==> flow/design.v <==
module joinC #(parameter N = 5)(
	input [N - 1 : 0] valid_in,
	output reg  [N - 1 : 0] ready_in,
	output valid_out,
	input ready_out
);
	assign valid_out = &valid_in; 
	reg[N - 1 : 0] singleValid;
	integer i, j;
	always @(*)begin
		for(i = 0; i < N; i = i + 1)begin
			singleValid[i] = 1;
			for(j = 0; j < N; j = j + 1)
				if(i != j)
					singleValid[i] = singleValid[i] & valid_in[j];
		end
		for(i = 0; i < N; i = i + 1)begin
			ready_in[i] = singleValid[i] & ready_out;
		end
	end
endmodule
module OEHB #(parameter INPUTS = 1,
		parameter OUTPUTS = 1,
		parameter DATA_IN_SIZE = 32,
		parameter DATA_OUT_SIZE = 32)
	(
		input clk,
		input rst,
		input [INPUTS * (DATA_IN_SIZE)- 1 : 0]data_in_bus,
		input [INPUTS - 1 : 0]valid_in_bus,
		output [INPUTS - 1 : 0] ready_in_bus,
		output [OUTPUTS * (DATA_OUT_SIZE) - 1 : 0]data_out_bus,
		output reg [OUTPUTS - 1 : 0]valid_out_bus,
		input 	[OUTPUTS - 1 : 0] ready_out_bus
);
	wire reg_en;
	reg [DATA_IN_SIZE - 1 : 0] data_reg;
	always@(posedge clk, posedge rst)
		if(rst)
			valid_out_bus[0] <= 0;
		else
			valid_out_bus[0] <= valid_in_bus[0] | ~ready_in_bus[0];
	always@(posedge clk, posedge rst)
		if(rst)
			data_reg <= 0;
		else if(reg_en)
			data_reg <= data_in_bus[0 * DATA_IN_SIZE +: DATA_IN_SIZE];
	assign data_out_bus[0 * DATA_OUT_SIZE +: DATA_OUT_SIZE] = data_reg;
	assign ready_in_bus[0] = ~valid_out_bus[0] | ready_out_bus[0];
	assign reg_en = ready_in_bus[0] & valid_in_bus[0];
endmodule
module delay_buffer #(parameter SIZE = 32) (
	input clk, rst,
	input valid_in, ready_in,
	output valid_out
);
	reg [SIZE - 1 : 0] shift_reg;
	always @(posedge clk)begin
		if(ready_in | rst)
			shift_reg[0] <= valid_in;
	end
	always @(posedge clk)begin
		if(rst)
			shift_reg[SIZE - 1 : 1] <= 0;
		else if(ready_in)
			shift_reg[SIZE - 1 : 1] <= shift_reg[SIZE - 2 : 0];
	end
	assign valid_out = shift_reg[SIZE - 1];
endmodule
module mul_4_stage (
	input clk, ce,
	input[31 : 0] a,
	input [31 : 0] b,
	output [31 : 0] p
);
	reg [31 : 0] a_reg, b_reg, q0, q1, q2;
	wire [63 : 0] mul_wire;
	assign mul_wire = a_reg * b_reg;
	wire [31 : 0] mul;
	assign mul = mul_wire[31 : 0];
	always @(posedge clk)
		if(ce)begin
			a_reg <= a;
			b_reg <= b;
			q0 <= mul;
			q1 <= q0;
			q2 <= q1;
		end
	assign p = q2;
endmodule
module mul_op #(parameter INPUTS = 2,
		parameter OUTPUTS = 1,
		parameter DATA_IN_SIZE = 32,
		parameter DATA_OUT_SIZE = 32)
		(
		input clk,
		input rst,
		input [INPUTS * (DATA_IN_SIZE)- 1 : 0]data_in_bus,
		input [INPUTS - 1 : 0]valid_in_bus,
		output [INPUTS - 1 : 0] ready_in_bus,
		output [OUTPUTS * (DATA_OUT_SIZE) - 1 : 0]data_out_bus,
		output [OUTPUTS - 1 : 0]valid_out_bus,
		input 	[OUTPUTS - 1 : 0] ready_out_bus
);
	localparam LATENCY = 4;
	wire [2 * DATA_OUT_SIZE - 1 : 0] temp_result;
	wire join_valid;
	wire buff_valid, oehb_valid, oehb_ready;
	wire oehb_dataOut, oehb_datain;
	joinC #(.N(INPUTS)) add_fork(.valid_in(valid_in_bus), .ready_in(ready_in_bus), .valid_out(join_valid), .ready_out(oehb_ready));
	mul_4_stage multiply_unit (.clk(clk), .ce(oehb_ready), .a(data_in_bus[0 * DATA_IN_SIZE +: DATA_IN_SIZE]), .b(data_in_bus[1 * DATA_IN_SIZE +: DATA_IN_SIZE]), .p(data_out_bus[0 * DATA_OUT_SIZE +: DATA_OUT_SIZE]));
	delay_buffer #(.SIZE(LATENCY - 1))delay_buff(.clk(clk), .rst(rst), .valid_in(join_valid), .ready_in(oehb_ready), .valid_out(buff_valid));
	OEHB #(.INPUTS(1), .OUTPUTS(1), .DATA_IN_SIZE(1), .DATA_OUT_SIZE(1)) oehb_buffer (.clk(clk), .rst(rst),
										 .data_in_bus(1'b0), .valid_in_bus(buff_valid), .ready_in_bus(oehb_ready),
										 .data_out_bus(oehb_dataOut), .valid_out_bus(valid_out_bus[0]), .ready_out_bus(ready_out_bus[0]));
endmodule
# Reports on mul_op
# Module mul_op before and after one edit of its RTL, step after step.
# "orig" refers to lines of the RTL above, "edited" to lines of the edited file.
# "delta": "edited" minus "orig" as printed here. "change_rel_pct": 100 x difference / "orig".
# Operators carry their Yosys type and port widths (W data, S select, Z words).
# Library cell names are shortened.
# Not given: n/a
[inputs] top="mul_op" clk_port="clk" cell_library="sky130hd" pvt_corner="tt_025C_1v80"

# Diff
# Unified diff, file above to edited file.
# A script made this edit. It changes what the design does and was not meant as an optimisation.
# begin of diff
@@ -72,5 +72,5 @@
 	input[31 : 0] a,
 	input [31 : 0] b,
-	output [31 : 0] p
+	output [23 : 0] p
 );
 	reg [31 : 0] a_reg, b_reg, q0, q1, q2;
# end of diff

# After elaboration
# Yosys after proc, flatten, opt, wreduce and memory -nomap, before mapping. Enables and synchronous resets that opt folds into registers are not counted as muxes. Memory bits, and registers merged into a memory's read port (data or address), are not among the register bits. Print and check cells are not counted. Equal cells are merged and count once.
[word_totals] item="wordCells" orig=17 edited=17 delta=0 change_rel_pct=0.00
[word_totals] item="in_bits" orig=69 edited=69 delta=0 change_rel_pct=0.00
[word_totals] item="ff_bits" orig=164 edited=140 delta=-24 change_rel_pct=-14.63
[op_classes] item="n_logic" orig=7 edited=7 delta=0 change_rel_pct=0.00
[op_classes] item="reduce_logical" orig=1 edited=1 delta=0 change_rel_pct=0.00
[op_classes] item="multipliers" orig=1 edited=1 delta=0 change_rel_pct=0.00
[ops] operator="$mul A32 B32 Y32" orig=1 edited=0 delta=-1 change_rel_pct=-100.00
[ops] operator="$mul A32 B32 Y24" orig=0 edited=1 delta=1
[ops] operator="$or A1 B1 Y1" orig=3 edited=3 delta=0 change_rel_pct=0.00
[ops] operator="$and A1 B1 Y1" orig=2 edited=2 delta=0 change_rel_pct=0.00
[ops] operator="$not A1 Y1" orig=2 edited=2 delta=0 change_rel_pct=0.00
[ops] operator="$reduce_and A2 Y1" orig=1 edited=1 delta=0 change_rel_pct=0.00

# Logic depth
# Yosys ltp: most cells in a row. Word level: on the elaborated netlist, between registers, memories and ports. Mapped: between sequential cells and ports; inverters and the memories' decode and read muxes count.
[logic_depth] item="depth_word" orig=4 edited=4 delta=0 change_rel_pct=0.00
[logic_depth] item="abc_area" orig="0" edited="0"
[logic_depth] item="depth_mapped" orig=26 edited=23 delta=-3 change_rel_pct=-11.54
[logic_depth] item="ltp_nobuf" orig=24 edited=22 delta=-2 change_rel_pct=-8.33

# Mapped cells and area
# The flow's flattened synthesis, as Yosys stat reports it; memories are mapped. The netlist is that of the ABC_AREA named above (0 if unset); the other value can give another one.
[by_type] type="and2_1" orig=370 edited=165 delta=-205 change_rel_pct=-55.41
[by_type] type="fa_1" orig=408 edited=213 delta=-195 change_rel_pct=-47.79
[by_type] type="inv_1" orig=366 edited=285 delta=-81 change_rel_pct=-22.13
[by_type] type="clkbuf_1" orig=81 edited=40 delta=-41 change_rel_pct=-50.62
[by_type] type="edfxtp_1" orig=161 edited=121 delta=-40 change_rel_pct=-24.84
[by_type] type="ha_1" orig=123 edited=83 delta=-40 change_rel_pct=-32.52
[by_type] type="nand2_1" orig=163 edited=142 delta=-21 change_rel_pct=-12.88
[by_type] type="xnor2_1" orig=64 edited=50 delta=-14 change_rel_pct=-21.88
[by_type] type="nor2_1" orig=17 edited=5 delta=-12 change_rel_pct=-70.59
[by_type] type="xor2_1" orig=20 edited=9 delta=-11 change_rel_pct=-55.00
[by_type] type="a21o_1" orig=12 edited=2 delta=-10 change_rel_pct=-83.33
[by_type] type="a21oi_1" orig=20 edited=11 delta=-9 change_rel_pct=-45.00
[by_type] type="buf_4" orig=0 edited=8 delta=8
[by_type] type="nand3_1" orig=5 edited=0 delta=-5 change_rel_pct=-100.00
[by_type] type="o21ai_2" orig=3 edited=0 delta=-3 change_rel_pct=-100.00
[by_type] type="o31ai_1" orig=3 edited=0 delta=-3 change_rel_pct=-100.00
[by_type] type="o21ai_0" orig=7 edited=5 delta=-2 change_rel_pct=-28.57
[by_type] type="nand2b_1" orig=5 edited=3 delta=-2 change_rel_pct=-40.00
# The list need not be complete.
[mapped] item="area_um2" orig=20798.7 edited=12871.1 delta=-7927.6 change_rel_pct=-38.12
[mapped] item="mapped_cells" orig=1885 edited=1190 delta=-695 change_rel_pct=-36.87
[mapped] item="ffs" orig=164 edited=124 delta=-40 change_rel_pct=-24.39
[mapped] item="sequential_area_um2" orig=4899.7 edited=3698.5 delta=-1201.2 change_rel_pct=-24.52
# By module: a second synthesis without flattening, with its own total; a netlist apart from the flattened one above.
[hier_totals] item="hier_cells" orig=1892 edited=1199 delta=-693 change_rel_pct=-36.63
[hier_totals] item="hier_area_um2" orig=20856.3 edited=12886.1 delta=-7970.2 change_rel_pct=-38.21
# Rows give one instance, submodules left out.
[by_module_orig] mod="mul_4_stage" mod_seq_area_um2=4804.6 n_inst=1 cells=1873 mod_area_um2=20633.5
[by_module_orig] mod="delay_buffer (SIZE=3)" mod_seq_area_um2=70.1 n_inst=1 cells=8 mod_area_um2=103.8
[by_module_orig] mod="OEHB" mod_seq_area_um2=50.0 n_inst=1 cells=7 mod_area_um2=96.3
[by_module_orig] mod="joinC (N=2)" mod_seq_area_um2=0.0 n_inst=1 cells=3 mod_area_um2=18.8
[by_module_orig] mod="mul_op" mod_seq_area_um2=0.0 n_inst=1 cells=1 mod_area_um2=3.8
[by_module_edited] mod="mul_4_stage" mod_seq_area_um2=3603.5 n_inst=1 cells=1172 mod_area_um2=12603.3
[by_module_edited] mod="delay_buffer (SIZE=3)" mod_seq_area_um2=70.1 n_inst=1 cells=8 mod_area_um2=103.8
[by_module_edited] mod="OEHB" mod_seq_area_um2=50.0 n_inst=1 cells=7 mod_area_um2=96.3
[by_module_edited] mod="mul_op" mod_seq_area_um2=0.0 n_inst=1 cells=9 mod_area_um2=63.8
[by_module_edited] mod="joinC (N=2)" mod_seq_area_um2=0.0 n_inst=1 cells=3 mod_area_um2=18.8

# Timing after synthesis
# OpenSTA on the mapped netlist: ideal clock, no wires. The path of least setup slack (recovery checks aside). Input and output delay are each 20% of the period. Register names are those of the netlist, which keeps one name where synthesis merged equal registers.
[synth_path] item="kind" orig="input to output" edited="input to output"
[synth_path] item="from" orig="in ready_out_bus[0]" edited="in ready_out_bus[0]"
[synth_path] item="to" orig="out ready_in_bus[0]" edited="out ready_in_bus[0]"
[synth_path] item="path_buffers" orig=1 edited=1 delta=0 change_rel_pct=0.00
[synth_path] item="slack_ns" orig=-0.330 edited=0.826 delta=1.156
[synth_path] item="arrival_ns" orig=6.730 edited=5.574 delta=-1.156 change_rel_pct=-17.18
[synth_path] item="in_delay_ns" orig=1.600 edited=1.600 delta=0.000 change_rel_pct=0.00
[synth_path] item="clock_period_ns" orig=8.0 edited=8.0 delta=0.0 change_rel_pct=0.00
[synth_path] item="required_time_ns" orig=6.400 edited=6.400 delta=0.000 change_rel_pct=0.00
[synth_path] item="delay_ns" orig=5.130 edited=3.974 delta=-1.156 change_rel_pct=-22.53
[synth_path] item="out_delay_ns" orig=1.600 edited=1.600 delta=0.000 change_rel_pct=0.00
[synth_path] item="path_stages" orig=3 edited=3 delta=0 change_rel_pct=0.00
[synth_path] item="synth_period_reached_ns" orig=8.33 edited=7.174 delta=-1.156 change_rel_pct=-13.88
# "delay_ns" is the arrival time less input delay plus setup time.
# At an output port there is no setup time.
# "path_stages" counts driving pins, that of a launching flip-flop among them; a cell with two outputs on the path counts twice.
# "synth_period_reached_ns" is the clock period less the worst setup slack; recovery checks do not enter. This is arithmetic on one report: input and output delays are still those of the set period (20% each).
# Between the ends stands the longest chain of elaborated cells between them, by number of cells; it is not shown to be the way that was timed. Of several equally long chains one is given.
# A line is the first line of the expression or statement that the cell stems from. Yosys adds cells for indexed reads and writes and turns some case tables into memories.
[synth_via_orig] cell_sequence="nand2b_1 > clkbuf_1 > and2_1" elab_chain_len=2 cone_cells=2 lines_between=2
[synth_lines_orig] item="start: declaration" line_no=103 text="input [OUTPUTS - 1 : 0] ready_out_bus"
[synth_lines_orig] item="$or A1 B1 Y1" line_no=49 text="assign ready_in_bus[0] = ~valid_out_bus[0] | ready_out_bus[0];"
[synth_lines_orig] item="$and A1 B1 Y1" line_no=18
[synth_lines_orig] item="end: declaration" line_no=100 text="output [INPUTS - 1 : 0] ready_in_bus,"
[synth_via_edited] cell_sequence="nand2b_1 > clkbuf_1 > and2_1" elab_chain_len=2 cone_cells=2 lines_between=2
[synth_lines_edited] item="start: declaration" line_no=103 text="input [OUTPUTS - 1 : 0] ready_out_bus"
[synth_lines_edited] item="$or A1 B1 Y1" line_no=49 text="assign ready_in_bus[0] = ~valid_out_bus[0] | ready_out_bus[0];"
[synth_lines_edited] item="$and A1 B1 Y1" line_no=18
[synth_lines_edited] item="end: declaration" line_no=100 text="output [INPUTS - 1 : 0] ready_in_bus,"

# Path in the finished layout
# Path of least setup slack in the final report of each run of pair 1 (OpenROAD, finished layout, wires in). Where an end is a register, its clock arrival counts in the times.
[layout_path] item="kind" orig="register to register" edited="register to register"
[layout_path] item="from" orig="reg multiply_unit.b_reg[8]" edited="reg multiply_unit.b_reg[3]"
[layout_path] item="to" orig="reg multiply_unit.q0[31]" edited="reg multiply_unit.q0[23]"
[layout_path] item="required_time_ns" orig=8.21 edited=8.18 delta=-0.03 change_rel_pct=-0.37
[layout_path] item="setup_time_ns" orig=0.27 edited=0.25 delta=-0.02
[layout_path] item="path_stages" orig=22 edited=22 delta=0 change_rel_pct=0.00
[layout_path] item="arrival_ns" orig=7.63 edited=7.15 delta=-0.48 change_rel_pct=-6.29
[layout_path] item="path_buffers" orig=0 edited=0 delta=0
[layout_path] item="slack_ns" orig=0.59 edited=1.03 delta=0.44
[layout_path] item="clock_period_ns" orig=8.0 edited=8.0 delta=0.0 change_rel_pct=0.00
# Between the ends stands the longest chain of elaborated cells between them, by number of cells; it is not shown to be the way that was timed. Of several equally long chains one is given.
[layout_via_orig] cell_sequence="edfxtp_1 > nand2_1 > fa_1 > inv_1 > fa_1 > fa_1 > inv_1 > fa_1 > inv_1 > fa_1 > fa_1 > fa_1 > fa_1 > ha_1 > a21o_1 > a21oi_2 > o21ai_1 > a221o_1 > a21oi_2 > o31ai_4 > a311oi_2 > xnor2_1" elab_chain_len=1 cone_cells=1 lines_between=1
[layout_lines_orig] item="start: declaration" line_no=76 text="reg [31 : 0] a_reg, b_reg, q0, q1, q2;"
[layout_lines_orig] item="start: assignment" line_no=84 text="b_reg <= b;"
[layout_lines_orig] item="$mul A32 B32 Y32" line_no=78 text="assign mul_wire = a_reg * b_reg;"
[layout_lines_orig] item="end: assignment" line_no=85 text="q0 <= mul;"
[layout_lines_orig] item="end: declaration" line_no=76
[layout_via_edited] cell_sequence="edfxtp_1 > nand2_1 > fa_1 > inv_1 > fa_1 > inv_1 > fa_1 > inv_1 > ha_1 > fa_1 > fa_1 > inv_1 > fa_1 > inv_1 > ha_1 > nand4_1 > a211oi_2 > a221oi_2 > a221oi_2 > a311oi_1 > o21bai_1 > xnor2_1" elab_chain_len=1 cone_cells=1 lines_between=1
[layout_lines_edited] item="start: declaration" line_no=76 text="reg [31 : 0] a_reg, b_reg, q0, q1, q2;"
[layout_lines_edited] item="start: assignment" line_no=84 text="b_reg <= b;"
[layout_lines_edited] item="$mul A32 B32 Y24" line_no=78 text="assign mul_wire = a_reg * b_reg;"
[layout_lines_edited] item="end: assignment" line_no=85 text="q0 <= mul;"
[layout_lines_edited] item="end: declaration" line_no=76

# Measured runs
# Runs of the flow (Yosys, OpenROAD) on both versions; the two runs of a pair have the same settings. The constraints put input and output delay at 20% of the set period each and load the outputs with 0.01 pF.
[settings_pair_1] period_ns=8.0 CAP_MARGIN=20 CORE_MARGIN=2 CORE_UTILIZATION=40 SLEW_MARGIN=20
[measured_pair_1] item="synth_area_um2" orig=20798.7 edited=12871.1 delta=-7927.6 change_rel_pct=-38.12
[measured_pair_1] item="layout_stdcell_area_um2" orig=23127.2 edited=14592.7 delta=-8534.5 change_rel_pct=-36.90
[measured_pair_1] item="ws_setup_ns" orig=0.585 edited=1.034 delta=0.449
[measured_pair_1] item="timing.setup.tns_ns" orig=0.000 edited=0.000 delta=0.000
[measured_pair_1] item="achieved_period_ns" orig=7.415 edited=6.966 delta=-0.449 change_rel_pct=-6.06
[measured_pair_1] item="final_hold_ws_ns" orig=0.419 edited=0.413 delta=-0.006
[measured_pair_1] item="total_die_area_um2" orig=53835.6 edited=33628.2 delta=-20207.4 change_rel_pct=-37.54
[settings_pair_2] CORE_MARGIN=7 CORE_UTILIZATION=31 MAX_ROUTING_LAYER="met5" SETUP_SLACK_MARGIN=1.35 SLEW_MARGIN=15 TNS_END_PERCENT=50 period_ns=6.91 CAP_MARGIN=20
[measured_pair_2] item="synth_area_um2" orig=20798.7 edited=12871.1 delta=-7927.6 change_rel_pct=-38.12
[measured_pair_2] item="layout_stdcell_area_um2" orig=25029.0 edited=16339.4 delta=-8689.6 change_rel_pct=-34.72
[measured_pair_2] item="ws_setup_ns" orig=0.036 edited=0.815 delta=0.779
[measured_pair_2] item="timing.setup.tns_ns" orig=0.000 edited=0.000 delta=0.000
[measured_pair_2] item="achieved_period_ns" orig=6.874 edited=6.095 delta=-0.779 change_rel_pct=-11.33
[measured_pair_2] item="final_hold_ws_ns" orig=0.412 edited=0.410 delta=-0.002
[measured_pair_2] item="total_die_area_um2" orig=74539.9 edited=47421.6 delta=-27118.3 change_rel_pct=-36.38
# "achieved_period_ns" = clock period - worst setup slack. The figure is calculated, with input and output delays left at 20% of the set period.
